==> flow/design.v <==
module pc(
    input clk,
    input reset,
    input pcwrite,
    input [7:0] next_pc,
    output reg [7:0] pc
);
    always @ (posedge clk or posedge reset) begin
        if (reset) begin
            pc <= 8'b0;
        end
        else if (pcwrite) begin
            pc <= next_pc;
        end
    end
endmodule
module IF_ID (
    input clk,
    input reset,
    input [18:0] IF_instruction,
    input IF_IDwrite,
    input [7:0] IF_pc_plus_one,
    output reg [7:0] ID_pc_plus_one,
    output reg [18:0] ID_instruction,
    output reg ID_valid
);
    always @(posedge clk or posedge reset) begin
        if (reset) begin
            ID_valid <= 1'b0;
        end
        else if (IF_IDwrite) begin
            ID_valid <= 1'b1;
        end
    end
    always @(posedge clk) begin
        if (IF_IDwrite) begin
            ID_instruction <= IF_instruction;
            ID_pc_plus_one <= IF_pc_plus_one;
        end
    end
endmodule
module control(
    input [4:0] opcode,
    input hazard,
    output reg ID_branch,
    output reg ID_regwrite,
    output reg ID_memtoreg,
    output reg ID_memread,
    output reg ID_memwrite,
    output reg ID_alusrc,
    output reg ID_aluop,
    output reg ID_regdist,
    output reg ID_branchtype,
    output reg ID_push,
    output reg ID_pop,
    output reg ID_ret,
    output reg ID_jump
);
    always @(*) begin
        ID_branch = 1'b0;
        ID_regwrite = 1'b0;
        ID_memtoreg = 1'b0;
        ID_memread = 1'b0;
        ID_memwrite = 1'b0;
        ID_alusrc = 1'b0;
        ID_aluop = 1'b0;
        ID_regdist = 1'b0;
        ID_branchtype = 1'b0;
        ID_push = 1'b0;
        ID_pop = 1'b0;
        ID_ret = 1'b0;
        ID_jump = 1'b0;
        if (!hazard) begin
            case (opcode)
                5'd0: begin
                    ID_regdist = 1'b1;
                    ID_regwrite = 1'b1;
                end
                5'd1: begin
                    ID_regdist = 1'b1;
                    ID_regwrite = 1'b1;
                end
                5'd2: begin
                    ID_jump = 1'b1;
                end
                5'd3: begin
                    ID_branch = 1'b1;
                    ID_branchtype = 1'b0;
                end
                5'd4: begin
                    ID_branch = 1'b1;
                    ID_branchtype = 1'b1;
                end
                5'd5: begin
                    ID_push = 1'b1;
                    ID_jump = 1'b1;
                    ID_regdist = 1'b1;
                    ID_regwrite = 1'b1;
                    ID_alusrc = 1'b1;
                end
                5'd6: begin
                    ID_pop = 1'b1;
                    ID_ret = 1'b1;
                    ID_regdist = 1'b1;
                    ID_regwrite = 1'b1;
                    ID_alusrc = 1'b1;
                end
                5'd7: begin
                    ID_memread = 1'b1;
                    ID_memtoreg = 1'b1;
                    ID_regwrite = 1'b1;
                    ID_alusrc = 1'b1;
                end
                5'd8: begin
                    ID_memwrite = 1'b1;
                    ID_alusrc = 1'b1;
                end
                5'd9: begin
                    ID_regwrite = 1'b1;
                end
                5'd10: begin
                    ID_regwrite = 1'b1;
                    ID_alusrc = 1'b1;
                end
                default: begin
                end
            endcase
        end
    end
endmodule
module reg_file(
    input clk,
    input reset,
    input WB_regwrite,
    input ID_push,
    input ID_pop,
    input [2:0] rs1,
    input [2:0] rs2,
    input [2:0] ws,
    input [18:0] wd,
    output reg [18:0] ID_rd1,
    output reg [18:0] ID_rd2,
    output [2:0] sp
);
    integer i;
    reg [2:0] SP;
    reg [18:0] register_file[0:7];
    assign sp = SP;
    always @(*) begin
        if (WB_regwrite && (ws == rs1))
            ID_rd1 = wd;
        else
            ID_rd1 = register_file[rs1];
        if (WB_regwrite && (ws == rs2))
            ID_rd2 = wd;
        else
            ID_rd2 = register_file[rs2];
    end
    always @(posedge clk or posedge reset) begin
        if (reset) begin
            for (i=0;i<8;i=i+1) begin
                register_file[i] <= 19'd0;
            end
            SP <= 3'd7;
        end else begin
            if (WB_regwrite) begin
                register_file[ws] <= wd;
            end
            if (ID_push) begin
                SP <= SP - 3'd1;
            end
            else if (ID_pop) begin
                SP <= SP + 3'd1;
            end
        end
    end
endmodule
module comparator (
    input [18:0] ID_rd1,
    input [18:0] ID_rd2,
    output reg zero
);
    always @(*) begin
        if (ID_rd1 == ID_rd2) begin
            zero = 1'b1;
        end
        else begin
            zero = 1'b0;
        end
    end
endmodule
module ID_EX(
    input clk,
    input reset,
    input [4:0] ID_opcode,
    input ID_regwrite,
    input ID_memtoreg,
    input ID_memread,
    input ID_memwrite,
    input ID_alusrc,
    input ID_aluop,
    input ID_regdist,
    input [7:0] ID_immediate,
    input [2:0] ID_rs,
    input [2:0] ID_rt,
    input [2:0] ID_rd,
    input [18:0] ID_rd1,
    input [18:0] ID_rd2,
    output reg [4:0] EX_opcode,
    output reg EX_regwrite,
    output reg EX_memtoreg,
    output reg EX_memread,
    output reg EX_memwrite,
    output reg EX_alusrc,
    output reg EX_aluop,
    output reg EX_regdist,
    output reg [7:0] EX_immediate,
    output reg [2:0] EX_rs,
    output reg [2:0] EX_rt,
    output reg [2:0] EX_rd,
    output reg [18:0] EX_rd1,
    output reg [18:0] EX_rd2
);
    always @(posedge clk or posedge reset) begin
        if (reset) begin
            EX_regwrite <= 1'b0;
            EX_memread <= 1'b0;
            EX_memwrite <= 1'b0;
        end
        else begin
            EX_regwrite <= ID_regwrite;
            EX_memread <= ID_memread;
            EX_memwrite <= ID_memwrite;
        end
    end
    always @(posedge clk) begin
        EX_opcode <= ID_opcode;
        EX_memtoreg <= ID_memtoreg;
        EX_alusrc <= ID_alusrc;
        EX_aluop <= ID_aluop;
        EX_regdist <= ID_regdist;
        EX_immediate <= ID_immediate;
        EX_rs <= ID_rs;
        EX_rt <= ID_rt;
        EX_rd <= ID_rd;
        EX_rd1 <= ID_rd1;
        EX_rd2 <= ID_rd2;
    end
endmodule
module alu_mux(
    input [1:0] sel,
    input [18:0] EX_data,
    input [18:0] MEM_data,
    input [18:0] WB_data,
    output reg [18:0] in
);
    always @(*) begin
        case (sel)
            2'b00 : in = EX_data;
            2'b01 : in = MEM_data;
            2'b10 : in = WB_data;
            default: in = 19'd0;
        endcase
    end
endmodule
module alu_control (
    input [4:0] opcode,
    input [4:0] funct,
    output reg [4:0] operation
);
    always @(*) begin
        case (opcode)
            5'd0: operation = funct;
            5'd1: operation = funct;
            5'd9: operation = funct;
            5'd10: operation = 5'd12;
            5'd8: operation = 5'd12;
            5'd7: operation = 5'd12;
            5'd5: operation = 5'd12;
            5'd6: operation = 5'd12;
            default: operation = 5'd0;
        endcase
    end
endmodule
module alu (
    input [18:0] in1,
    input [18:0] in2,
    input [4:0] alu_ctrl,
    output reg [18:0] EX_out
);
    always @(*) begin
        case (alu_ctrl)
            5'd0: EX_out = in1 + in2;
            5'd1: EX_out = in1 - in2;
            5'd2: EX_out = in1 * in2;
            5'd3: EX_out = (in2 == 19'd0) ? 19'd0 : in1 / in2;
            5'd4: EX_out = in1 + 1;
            5'd5: EX_out = in1 - 1;
            5'd6: EX_out = in1 & in2;
            5'd7: EX_out = in1 | in2;
            5'd8: EX_out = in1 ^ in2;
            5'd9: EX_out = ~in1;
            5'd10: EX_out = in1 ^ 19'b0011001010111010110;  
            5'd11: EX_out = in1 ^ 19'b0011001010111010110;
            5'd12: EX_out = in2;
            default: EX_out = 19'd0;
        endcase
    end
endmodule
module EX_MEM (
    input clk,
    input reset,
    input EX_regwrite,
    input EX_memtoreg,
    input EX_memread,
    input EX_memwrite,
    input [18:0] EX_out,
    input [18:0] EX_wdata,
    input [2:0] EX_rd,
    output reg MEM_regwrite,
    output reg MEM_memtoreg,
    output reg MEM_memread,
    output reg MEM_memwrite,
    output reg [18:0] MEM_out,
    output reg [18:0] MEM_wdata,
    output reg [2:0] MEM_rd
);
    always @(posedge clk or posedge reset) begin
        if (reset) begin
            MEM_regwrite <= 1'b0;
            MEM_memread <= 1'b0;
            MEM_memwrite <= 1'b0;
        end
        else begin
            MEM_regwrite <= EX_regwrite;
            MEM_memread <= EX_memread;
            MEM_memwrite <= EX_memwrite;
        end
    end
    always @(posedge clk) begin
        MEM_memtoreg <= EX_memtoreg;
        MEM_out <= EX_out;
        MEM_wdata <= EX_wdata;
        MEM_rd <= EX_rd;
    end
endmodule
module MEM_WB (
    input clk,
    input reset,
    input MEM_regwrite,
    input MEM_memtoreg,
    input [18:0] MEM_rdata,
    input [18:0] MEM_out,
    input [2:0] MEM_rd,
    output reg WB_regwrite,
    output reg WB_memtoreg,
    output reg [18:0] WB_rdata,
    output reg [18:0] WB_out,
    output reg [2:0] WB_rd
);
always @(posedge clk or posedge reset) begin
    if (reset) begin
        WB_regwrite <= 1'b0;
    end
    else begin
        WB_regwrite <= MEM_regwrite;
    end
end
always @(posedge clk) begin
    WB_memtoreg <= MEM_memtoreg;
    WB_rdata <= MEM_rdata;
    WB_out <= MEM_out;
    WB_rd <= MEM_rd;
end
endmodule
module forwarding_unit (
    input [2:0] EX_rs,
	input [2:0] EX_rt,
	input [2:0] MEM_rd,
	input [2:0] WB_rd,
	input MEM_regwrite,
	input WB_regwrite,
	output reg [1:0] mux_in1,
	output reg [1:0] mux_in2
);
    always @ (*) begin
	    mux_in1 = 2'b00;
		mux_in2 = 2'b00;
		if ((MEM_rd == EX_rs) && (MEM_regwrite)) begin
		    mux_in1 =2'b01;
		end
		if ((MEM_rd == EX_rt) && (MEM_regwrite)) begin
		    mux_in2 =2'b01;
		end
		if (((WB_rd == EX_rs) && (WB_regwrite)) && ~((MEM_rd == EX_rs) && (MEM_regwrite))) begin
            mux_in1 = 2'b10;
        end
		if (((WB_rd == EX_rt) && (WB_regwrite)) && ~((MEM_rd == EX_rt) && (MEM_regwrite))) begin
            mux_in2 = 2'b10;
        end
	end 
endmodule
module hazard_detection(
    input reset,
    input EX_memread,
    input [2:0] EX_rt,
    input [2:0] ID_rt,
    input [2:0] ID_rs,
    input ID_reads_early,
    input [2:0] ID_ra1,
    input [2:0] ID_ra2,
    input EX_regwrite,
    input [2:0] EX_dest,
    input MEM_regwrite,
    input [2:0] MEM_rd,
    output reg hazard,
    output reg IF_IDwrite,
    output reg PCwrite
);
    wire early_hazard;
    assign early_hazard = ID_reads_early &&
        ((EX_regwrite && ((EX_dest == ID_ra1) || (EX_dest == ID_ra2))) ||
         (MEM_regwrite && ((MEM_rd == ID_ra1) || (MEM_rd == ID_ra2))));
    always @ (*) begin
        if (reset) begin
            hazard = 1'b0;
            IF_IDwrite = 1'b1;
            PCwrite = 1'b1;
        end
        else if ((EX_memread && ((EX_rt == ID_rt) || (EX_rt == ID_rs))) || early_hazard) begin
            hazard = 1'b1;
            IF_IDwrite = 1'b0;
            PCwrite = 1'b0;
        end
        else begin
            hazard = 1'b0;
            IF_IDwrite = 1'b1;
            PCwrite = 1'b1;
        end
    end
endmodule
module cpu(
    input clk,
    input reset,
    output [7:0] imem_addr,
    input [18:0] imem_data,
    output [7:0] dmem_addr,
    output [18:0] dmem_wdata,
    output dmem_we,
    input [18:0] dmem_rdata,
    output rf_we,
    output [2:0] rf_waddr,
    output [18:0] rf_wdata
);
    wire [7:0] ret_mux_pc;
    wire [7:0] pc;
    wire pcwrite;
    wire IF_IDwrite;
    wire hazard;
    wire WB_regwrite;
    pc pc_cpu (
        .clk(clk),
        .reset(reset),
        .pcwrite(pcwrite),
        .next_pc(ret_mux_pc),
        .pc(pc)
    );
    wire [18:0] IF_instruction;
    assign imem_addr = pc;
    assign IF_instruction = imem_data;
    wire [7:0] IF_pc_plus_one;
    assign IF_pc_plus_one = pc + 8'd1;
    wire [7:0] ID_pc_plus_one;
    wire [18:0] ID_instruction;
    wire ID_valid;
    wire branch_signal;
    IF_ID IF_ID_cpu (
        .clk(clk),
        .reset(reset),
        .IF_instruction(IF_instruction),
        .IF_IDwrite(IF_IDwrite),
        .IF_pc_plus_one(IF_pc_plus_one),
        .ID_pc_plus_one(ID_pc_plus_one),
        .ID_instruction(ID_instruction),
        .ID_valid(ID_valid)
    );
    wire ID_branch, ID_regwrite, ID_memtoreg, ID_memread, ID_memwrite, ID_alusrc, ID_aluop;
    wire ID_regdist, ID_branchtype, ID_push, ID_pop, ID_ret, ID_jump;
    control control_cpu(
        .opcode(ID_instruction[18:14]),
        .hazard(hazard | ~ID_valid),
        .ID_branch(ID_branch),
        .ID_regwrite(ID_regwrite),
        .ID_memtoreg(ID_memtoreg),
        .ID_memread(ID_memread),
        .ID_memwrite(ID_memwrite),
        .ID_alusrc(ID_alusrc),
        .ID_aluop(ID_aluop),
        .ID_regdist(ID_regdist),
        .ID_branchtype(ID_branchtype),
        .ID_push(ID_push),
        .ID_pop(ID_pop),
        .ID_ret(ID_ret),
        .ID_jump(ID_jump)
    );
    wire [18:0] wd;
    wire [18:0] ID_rd1, ID_rd2;
    wire [2:0] ws;
    wire [2:0] sp;
    wire ID_is_ret = (ID_instruction[18:14] == 5'd6);
    wire ID_is_call = (ID_instruction[18:14] == 5'd5);
    wire [2:0] ID_ra1 = ID_is_ret ? (sp + 3'd1) : ID_instruction[13:11];
    wire [2:0] ID_ra2 = ID_instruction[10:8];
    reg_file reg_file_cpu(
        .clk(clk),
        .reset(reset),
        .WB_regwrite(WB_regwrite),
        .ID_push(ID_push),
        .ID_pop(ID_pop),
        .rs1(ID_ra1),
        .rs2(ID_ra2),
        .ws(ws),
        .wd(wd),
        .ID_rd1(ID_rd1),
        .ID_rd2(ID_rd2),
        .sp(sp)
    );
    wire zero;
    comparator comparator_cpu(
        .ID_rd1(ID_rd1),
        .ID_rd2(ID_rd2),
        .zero(zero)
    );
    wire zero_flag;
    assign zero_flag = (ID_branchtype) ? ~zero : zero;
    assign branch_signal = ID_branch && zero_flag;
    wire [7:0] branch_mux_pc;
    assign branch_mux_pc = (branch_signal) ? ID_instruction[7:0] : IF_pc_plus_one;
    wire [7:0] jump_mux_pc;
    assign jump_mux_pc = (ID_jump) ? ID_instruction[7:0] : branch_mux_pc;
    assign ret_mux_pc = (ID_ret) ? ID_rd1[7:0] : jump_mux_pc;
    wire [7:0] ID_immediate = ID_is_call ? ID_pc_plus_one :
                              (ID_is_ret ? 8'd0 : ID_instruction[7:0]);
    wire [2:0] ID_rd = ID_is_call ? sp :
                       (ID_is_ret ? (sp + 3'd1) : ID_instruction[7:5]);
    wire EX_regwrite, EX_memtoreg, EX_memread, EX_memwrite, EX_alusrc, EX_aluop, EX_regdist;
    wire [7:0] EX_immediate;
    wire [2:0] EX_rs, EX_rt, EX_rd;
    wire [18:0] EX_rd1, EX_rd2;
    wire [4:0] EX_opcode;
    ID_EX ID_EX_cpu(
        .clk(clk),
        .reset(reset),
        .ID_opcode(ID_instruction[18:14]),
        .ID_regwrite(ID_regwrite),
        .ID_memtoreg(ID_memtoreg),
        .ID_memread(ID_memread),
        .ID_memwrite(ID_memwrite),
        .ID_alusrc(ID_alusrc),
        .ID_aluop(ID_aluop),
        .ID_regdist(ID_regdist),
        .ID_immediate(ID_immediate),
        .ID_rs(ID_instruction[13:11]),
        .ID_rt(ID_instruction[10:8]),
        .ID_rd(ID_rd),
        .ID_rd1(ID_rd1),
        .ID_rd2(ID_rd2),
        .EX_opcode(EX_opcode),
        .EX_regwrite(EX_regwrite),
        .EX_memtoreg(EX_memtoreg),
        .EX_memread(EX_memread),
        .EX_memwrite(EX_memwrite),
        .EX_alusrc(EX_alusrc),
        .EX_aluop(EX_aluop),
        .EX_regdist(EX_regdist),
        .EX_immediate(EX_immediate),
        .EX_rs(EX_rs),
        .EX_rt(EX_rt),
        .EX_rd(EX_rd),
        .EX_rd1(EX_rd1),
        .EX_rd2(EX_rd2)
    );
    wire [1:0] sel1, sel2;
    wire [18:0] in1, EX_in2_mux, in2;
    wire [18:0] MEM_out;
    alu_mux alu_mux_in1(
        .sel(sel1),
        .EX_data(EX_rd1),
        .MEM_data(MEM_out),
        .WB_data(wd),
        .in(in1)
    );
    alu_mux alu_mux_in2(
        .sel(sel2),
        .EX_data(EX_rd2),
        .MEM_data(MEM_out),
        .WB_data(wd),
        .in(EX_in2_mux)
    );
    wire [18:0] extended_EX_immediate;
    assign extended_EX_immediate = { 11'b0, EX_immediate};
    assign in2 = (EX_alusrc) ? extended_EX_immediate : EX_in2_mux;
    wire [4:0] alu_ctrl;
    alu_control alu_control_cpu(
        .opcode(EX_opcode),
        .funct(EX_immediate[4:0]),
        .operation(alu_ctrl)
    );
    wire [18:0] EX_out;
    alu alu_cpu(
        .in1(in1),
        .in2(in2),
        .alu_ctrl(alu_ctrl),
        .EX_out(EX_out)
    );
    wire [2:0] EX_rd_muxed;
    assign EX_rd_muxed = (EX_regdist) ? EX_rd : EX_rt;
    wire MEM_regwrite, MEM_memtoreg, MEM_memread, MEM_memwrite;
    wire [18:0] MEM_wdata;
    wire [2:0] MEM_rd;
    EX_MEM EX_MEM_cpu (
        .clk(clk),
        .reset(reset),
        .EX_regwrite(EX_regwrite),
        .EX_memtoreg(EX_memtoreg),
        .EX_memread(EX_memread),
        .EX_memwrite(EX_memwrite),
        .EX_out(EX_out),
        .EX_wdata(EX_in2_mux),
        .EX_rd(EX_rd_muxed),
        .MEM_regwrite(MEM_regwrite),
        .MEM_memtoreg(MEM_memtoreg),
        .MEM_memread(MEM_memread),
        .MEM_memwrite(MEM_memwrite),
        .MEM_out(MEM_out),
        .MEM_wdata(MEM_wdata),
        .MEM_rd(MEM_rd)
    );
    wire [18:0] MEM_rdata;
    assign dmem_addr = MEM_out[7:0];
    assign dmem_wdata = MEM_wdata;
    assign dmem_we = MEM_memwrite;
    assign MEM_rdata = dmem_rdata;
    wire WB_memtoreg;
    wire [18:0] WB_rdata, WB_out;
    wire [2:0] WB_rd;
    MEM_WB MEM_WB_cpu(
        .clk(clk),
        .reset(reset),
        .MEM_regwrite(MEM_regwrite),
        .MEM_memtoreg(MEM_memtoreg),
        .MEM_rdata(MEM_rdata),
        .MEM_out(MEM_out),
        .MEM_rd(MEM_rd),
        .WB_regwrite(WB_regwrite),
        .WB_memtoreg(WB_memtoreg),
        .WB_rdata(WB_rdata),
        .WB_out(WB_out),
        .WB_rd(WB_rd)
    );
    assign ws = WB_rd;
    assign wd = (WB_memtoreg) ? WB_rdata : WB_out;
    assign rf_we = WB_regwrite;
    assign rf_waddr = WB_rd;
    assign rf_wdata = wd;
    forwarding_unit forwarding_unit_cpu(
        .EX_rs(EX_rs),
        .EX_rt(EX_rt),
        .MEM_rd(MEM_rd),
        .WB_rd(WB_rd),
        .MEM_regwrite(MEM_regwrite),
        .WB_regwrite(WB_regwrite),
        .mux_in1(sel1),
        .mux_in2(sel2)
    );
    wire ID_reads_early = ID_valid && ((ID_instruction[18:14] == 5'd3) ||
                          (ID_instruction[18:14] == 5'd4) || ID_is_ret);
    hazard_detection hazard_detection_cpu(
        .reset(reset),
        .EX_memread(EX_memread),
        .EX_rt(EX_rt),
        .ID_rs(ID_instruction[13:11]),
        .ID_rt(ID_instruction[10:8]),
        .ID_reads_early(ID_reads_early),
        .ID_ra1(ID_ra1),
        .ID_ra2(ID_ra2),
        .EX_regwrite(EX_regwrite),
        .EX_dest(EX_rd_muxed),
        .MEM_regwrite(MEM_regwrite),
        .MEM_rd(MEM_rd),
        .hazard(hazard),
        .IF_IDwrite(IF_IDwrite),
        .PCwrite(pcwrite)
    );
endmodule
Reports on cpu. Tool output for the design above, in the order of the flow. Lines are those of the file above, counted from 1. Not given: n/a

Top: cpu. Clock: clk. Standard-cell library: sky130hd. Corner: tt_025C_1v80.

Word level. Source: Yosys, flattened and elaborated. Widths are those after wreduce. Print and check cells do not count. Equal cells are merged and count once. Memory sizes are those after Yosys's memory passes, which may raise the word count (mostly to a power of two), join words into wider ones and drop unused or constant bits.

$add $sub $neg: 7. The figure for $mul is 1. For div/mod/pow operators the number is 1. The entry for eq/ne operators reads 61. Under multiplexer cells stands 43. Bitwise gates (word level): 10. The figure for reductions and logical operators is 42.

Operators with widths (number): 19-bit by 19-bit divider with 19-bit output (1); 19-bit by 19-bit multiplier with 19-bit output (1); 19-bit parallel mux with 8-bit select (2); 19-bit parallel mux with 12-bit select (1); 19-bit parallel mux with 3-bit select (2); 19-bit 2-to-1 mux (5); 5-bit by 3-bit == test with 1-bit output (second input constant) (10); 5-bit by 4-bit == test with 1-bit output (second input constant) (8); 8-bit 2-to-1 mux (5); 3-bit == test (12); 3-bit == test (second input constant) (12); 19-bit by 1-bit adder with 19-bit output (second input constant) (1); 19-bit by 1-bit subtractor with 19-bit output (second input constant) (1); 19-bit adder (1); 19-bit subtractor (1); 19-bit == test (1); 19-bit bitwise AND (1); 19-bit OR (1); 19-bit XOR (1); 19-bit inverter (1); 19-bit zero test (1); 3-bit by 2-bit == test with 1-bit output (second input constant) (6); 3-bit 2-to-1 mux (6); 1-bit 2-to-1 mux (17); 2-bit AND reduction (8); 5-bit by 2-bit == test with 1-bit output (second input constant) (3); 1-bit logical AND (14); 12-bit 2-to-1 mux (1).

Other operator kinds: 21; their cells: 41.

The figure for bits in registers is 344. Under memory bits (read-only) stands 192. Word width x clocked read ports: 12. The figure for memories is 1. Under bits of input ports stands 40. Output and inout port bits: 59. For cells after elaboration the number is 203.

Memory list: (no name shown) (depth 16, bits a word 12, rd ports 1, write ports 0, RTL line 74) `case (opcode)`.

Logic depth. Yosys ltp: most cells in a row. Word level: on the elaborated netlist, between registers, memories and ports. Mapped: between sequential cells and ports; inverters and the memories' decode and read muxes count.

Depth in word-level cells: 17. ABC_AREA: 0. Depth in mapped cells: 211. Gate-level depth less buffers: 194.

Netlist. Yosys stat after the flow's synthesis: flattened, memories mapped to cells. It holds for the ABC_AREA given above (unset counts as 0); a run with the other value may have another netlist.

Cells by type (number): sky130_fd_sc_hd__dfrtp_1 (167); sky130_fd_sc_hd__ha_1 (319); sky130_fd_sc_hd__dfxtp_1 (157); sky130_fd_sc_hd__fa_1 (124); sky130_fd_sc_hd__nor2_1 (439); sky130_fd_sc_hd__o21ai_0 (309); sky130_fd_sc_hd__nand2_1 (394); sky130_fd_sc_hd__a21oi_1 (250); sky130_fd_sc_hd__inv_1 (331); sky130_fd_sc_hd__xnor2_1 (142); sky130_fd_sc_hd__edfxtp_1 (27); sky130_fd_sc_hd__mux2i_1 (75); sky130_fd_sc_hd__clkbuf_1 (185); sky130_fd_sc_hd__mux2_2 (58); sky130_fd_sc_hd__o21a_1 (81); sky130_fd_sc_hd__nor3_1 (114); sky130_fd_sc_hd__nand3_1 (108); sky130_fd_sc_hd__a21o_1 (60).

Not listed: further types 80, cells in them 791.

Cells in the netlist: 4131. For cell area after synthesis the number is 33573.4 um^2. For flip-flops the number is 354. The entry for buffer cells reads 224.

By module: a second synthesis without flattening, with its own total; a netlist apart from the flattened one above.

The figure for cell total of the unflattened synthesis is 3844. The entry for area (unflattened synthesis) reads 34346.7 um^2.

Each row is one instance without its submodules.

By module: alu (times used 1, cells 2491, area 18212.5 um^2, seq. area 0.0 um^2); reg_file (times used 1, cells 802, area 8998.6 um^2, seq. area 3882.5 um^2); ID_EX (times used 1, cells 68, area 1360.1 um^2, seq. area 1356.3 um^2); cpu (times used 1, cells 132, area 1018.5 um^2, seq. area 0.0 um^2); EX_MEM (times used 1, cells 46, area 919.6 um^2, seq. area 915.9 um^2); MEM_WB (times used 1, cells 44, area 869.6 um^2, seq. area 865.8 um^2); IF_ID (times used 1, cells 30, area 845.8 um^2, seq. area 835.8 um^2); alu_mux (times used 2, cells 45, area 415.4 um^2, seq. area 0.0 um^2); pc (times used 1, cells 18, area 335.3 um^2, seq. area 200.2 um^2); control (times used 1, cells 35, area 269.0 um^2, seq. area 0.0 um^2); hazard_detection (times used 1, cells 32, area 241.5 um^2, seq. area 0.0 um^2); comparator (times used 1, cells 25, area 210.2 um^2, seq. area 0.0 um^2); forwarding_unit (times used 1, cells 18, area 152.6 um^2, seq. area 0.0 um^2); alu_control (times used 1, cells 13, area 82.6 um^2, seq. area 0.0 um^2).

Path before layout. Source: OpenSTA report_checks on the synthesized netlist (no wires, ideal clock, input and output delay 20% of the period each), path of least setup slack; recovery checks are left aside. Register names are those of the netlist, which keeps one name where synthesis merged equal registers.

Path kind: reg-to-reg. Start: register MEM_WB_cpu.WB_memtoreg. End: register EX_MEM_cpu.MEM_out[0]. The entry for period reads 38000 ps. The figure for setup time is 140 ps. Time at the first pin: 0 ps. The entry for arrival time reads 41268 ps. The entry for required time reads 37860 ps. Under path slack stands -3408 ps. The entry for path delay reads 41408 ps. For stages on the path the number is 204. The figure for buffers on the path is 19. For period reached after synthesis the number is 41408 ps.

"path delay" = arrival - input delay + setup time. "stages on the path": output pins that drive a net of the path, with the launching flip-flop's if there is one; two outputs of one cell count as two. "period reached after synthesis" = period - worst setup slack (recovery checks aside). The figure is calculated, with input and output delays left at 20% of the set period. The rows between start and end are the longest chain of elaborated cells between them; the timing report does not say that the signal goes this way. Where chains are equally long, one stands for them. Each line given opens the expression or statement behind the cell; cells for indexed reads and writes are added by Yosys, which also makes memories of some case tables.

Cells stage by stage: sky130_fd_sc_hd__dfxtp_1 sky130_fd_sc_hd__buf_2 sky130_fd_sc_hd__buf_2 sky130_fd_sc_hd__mux2i_1 sky130_fd_sc_hd__clkbuf_1 sky130_fd_sc_hd__nor2_1 sky130_fd_sc_hd__a21oi_1 sky130_fd_sc_hd__o21ai_0 sky130_fd_sc_hd__nor2_1 sky130_fd_sc_hd__a21o_1 sky130_fd_sc_hd__clkbuf_1 sky130_fd_sc_hd__buf_1 sky130_fd_sc_hd__ha_1 sky130_fd_sc_hd__or2_2 sky130_fd_sc_hd__nand3_1 sky130_fd_sc_hd__nor2_1 sky130_fd_sc_hd__mux2i_1 sky130_fd_sc_hd__ha_1 (+168 left out) sky130_fd_sc_hd__o21ai_1 sky130_fd_sc_hd__clkbuf_1 sky130_fd_sc_hd__mux2i_1 sky130_fd_sc_hd__ha_1 sky130_fd_sc_hd__nor2b_1 sky130_fd_sc_hd__o21a_1 sky130_fd_sc_hd__o21a_1 sky130_fd_sc_hd__o21a_1 sky130_fd_sc_hd__o21ai_0 sky130_fd_sc_hd__nand2b_1 sky130_fd_sc_hd__a21oi_1 sky130_fd_sc_hd__o21a_1 sky130_fd_sc_hd__o21ai_0 sky130_fd_sc_hd__a211o_1 sky130_fd_sc_hd__a21o_1 sky130_fd_sc_hd__a21o_1 sky130_fd_sc_hd__a21oi_1 sky130_fd_sc_hd__o221ai_1. Under cells in the longest elaborated chain stands 6. Elaborated cells on any way between the ends: 17. For RTL lines with such cells the number is 14.

Ends and longest elaborated chain, after synthesis: start, declared (RTL line 356) `output reg WB_memtoreg,`; start, assigned (RTL line 370) `WB_memtoreg <= MEM_memtoreg;`; 19-bit 2-to-1 mux (RTL line 662) `assign wd = (WB_memtoreg) ? WB_rdata : WB_out;`; 19-bit parallel mux with 3-bit select (RTL line 258) `case (sel)`; 19-bit 2-to-1 mux (RTL line 602) `assign in2 = (EX_alusrc) ? extended_EX_immediate : EX_in2_mux;`; 19-bit by 19-bit divider with 19-bit output (RTL line 296) `5'd3: EX_out = (in2 == 19'd0) ? 19'd0 : in1 / in2;`; 19-bit 2-to-1 mux (RTL line 296); 19-bit parallel mux with 12-bit select (RTL line 292) `case (alu_ctrl)`; end, assigned (RTL line 342) `MEM_out <= EX_out;`; end, declared (RTL line 324) `output reg [18:0] MEM_out,`.

Worst path after layout. Path of least setup slack in the final report of job 3 (OpenROAD, finished layout, wires in). Where an end is a register, its clock arrival counts in the times. The path's times are printed in steps of 10 ps; the period is the one set.

Path kind: reg-to-reg. Start: register MEM_WB_cpu.WB_rd[2]. End: register EX_MEM_cpu.MEM_out[0]. The entry for period reads 38000 ps. The figure for setup time is 140 ps. Time at the first pin: 570 ps. The entry for arrival time reads 36810 ps. The entry for required time reads 38450 ps. Under path slack stands 1640 ps. For stages on the path the number is 190. The figure for buffers on the path is 7.

The rows between start and end are the longest chain of elaborated cells between them; the timing report does not say that the signal goes this way. Where chains are equally long, one stands for them.

Cells stage by stage: sky130_fd_sc_hd__dfxtp_4 sky130_fd_sc_hd__xor2_4 sky130_fd_sc_hd__nor4_4 sky130_fd_sc_hd__buf_4 sky130_fd_sc_hd__mux2_4 sky130_fd_sc_hd__a221oi_4 sky130_fd_sc_hd__inv_2 sky130_fd_sc_hd__nor4_4 sky130_fd_sc_hd__nand4_1 sky130_fd_sc_hd__nor2_1 sky130_fd_sc_hd__mux2i_1 sky130_fd_sc_hd__ha_1 sky130_fd_sc_hd__o21a_1 sky130_fd_sc_hd__o21ai_1 sky130_fd_sc_hd__or3_4 sky130_fd_sc_hd__or2_4 sky130_fd_sc_hd__mux2i_1 sky130_fd_sc_hd__ha_1 (+154 left out) sky130_fd_sc_hd__o21a_1 sky130_fd_sc_hd__o21ai_4 sky130_fd_sc_hd__mux2i_1 sky130_fd_sc_hd__ha_1 sky130_fd_sc_hd__nor2b_1 sky130_fd_sc_hd__o21a_1 sky130_fd_sc_hd__o21a_1 sky130_fd_sc_hd__o21a_1 sky130_fd_sc_hd__o21ai_1 sky130_fd_sc_hd__nand2b_1 sky130_fd_sc_hd__a21oi_1 sky130_fd_sc_hd__o21a_1 sky130_fd_sc_hd__o21ai_1 sky130_fd_sc_hd__a211o_1 sky130_fd_sc_hd__a21o_1 sky130_fd_sc_hd__a21o_1 sky130_fd_sc_hd__a21oi_2 sky130_fd_sc_hd__o221ai_1. Under cells in the longest elaborated chain stands 10. Elaborated cells on any way between the ends: 30. For RTL lines with such cells the number is 15.

Ends and longest elaborated chain, post-layout: start, declared (RTL line 359) `output reg [2:0] WB_rd`; start, assigned (RTL line 373) `WB_rd <= MEM_rd;`; 3-bit == test (RTL line 398) `if (((WB_rd == EX_rt) && (WB_regwrite)) && ~((MEM_rd == EX_rt) && (MEM_regwrite))) begin`; 1-bit logical AND x2 (RTL line 398); 2-bit 2-to-1 mux (RTL line 398); 2-bit == test (RTL line 258) `case (sel)`; 19-bit parallel mux with 3-bit select (RTL line 258); 19-bit 2-to-1 mux (RTL line 602) `assign in2 = (EX_alusrc) ? extended_EX_immediate : EX_in2_mux;`; 19-bit by 19-bit divider with 19-bit output (RTL line 296) `5'd3: EX_out = (in2 == 19'd0) ? 19'd0 : in1 / in2;`; 19-bit 2-to-1 mux (RTL line 296); 19-bit parallel mux with 12-bit select (RTL line 292) `case (alu_ctrl)`; end, assigned (RTL line 342) `MEM_out <= EX_out;`; end, declared (RTL line 324) `output reg [18:0] MEM_out,`.

Add stored flow runs of cpu

Module cpu, platform sky130hd: 3 stored runs of the flow (Yosys, OpenROAD) with differing settings, in no particular order. Input and output delays are each 20% of the period that was set; the output load is 0.01 pF. "achieved period": clock period set for the run, less the worst setup slack. It is reckoned from that one timing run; input and output delays stay at 20% of the period that was set. By "time on the worst setup path" is meant the share of the clock period that the worst setup path is allowed (20% is reserved at inputs, 20% at outputs), minus its slack. Clock arrival times at its registers enter into it. "time on the worst setup path" is known to 10 ps.

Job 1 has these settings: CORE_ASPECT_RATIO 0.97; CORE_UTILIZATION 56; CTS_CLUSTER_DIAMETER 350; CTS_CLUSTER_SIZE 46; GPL_ROUTABILITY_DRIVEN 1; GPL_TIMING_DRIVEN 0; HOLD_SLACK_MARGIN 0.09; MIN_ROUTING_LAYER met2; PLACE_DENSITY 0.71; SLEW_MARGIN 0; period_ns 38.0; CAP_MARGIN 20; CORE_MARGIN 2. Outcome: did not finish, routing stopped with GRT-0116.

Job 2 has these settings: ABC_AREA 0; CAP_MARGIN 35; CELL_PAD_IN_SITES_DETAIL_PLACEMENT 0; CELL_PAD_IN_SITES_GLOBAL_PLACEMENT 1; CORE_UTILIZATION 57; CTS_CLUSTER_DIAMETER 170; MIN_ROUTING_LAYER met2; SLEW_MARGIN 25; period_ns 22.4; CORE_MARGIN 2. Outcome: did not finish, routing stopped with GRT-0116.

Job 3 has these settings: period_ns 38.0; CAP_MARGIN 20; CORE_MARGIN 2; CORE_UTILIZATION 40; SLEW_MARGIN 20. The mapped cell area after synthesis is 33573.4 um^2. The die outline area is 86268.5 um^2. The measured standard-cell area after layout is 39784.4 um^2. The post-layout utilization comes to 47.7 %. The worst setup slack after layout is 1638 ps. The measured total negative slack is 0 ps. For the worst hold slack in the final report the run shows 327 ps. The achieved period comes to 36362 ps. The time on the worst setup path is 36360 ps. Critical path kind: reg-to-reg.
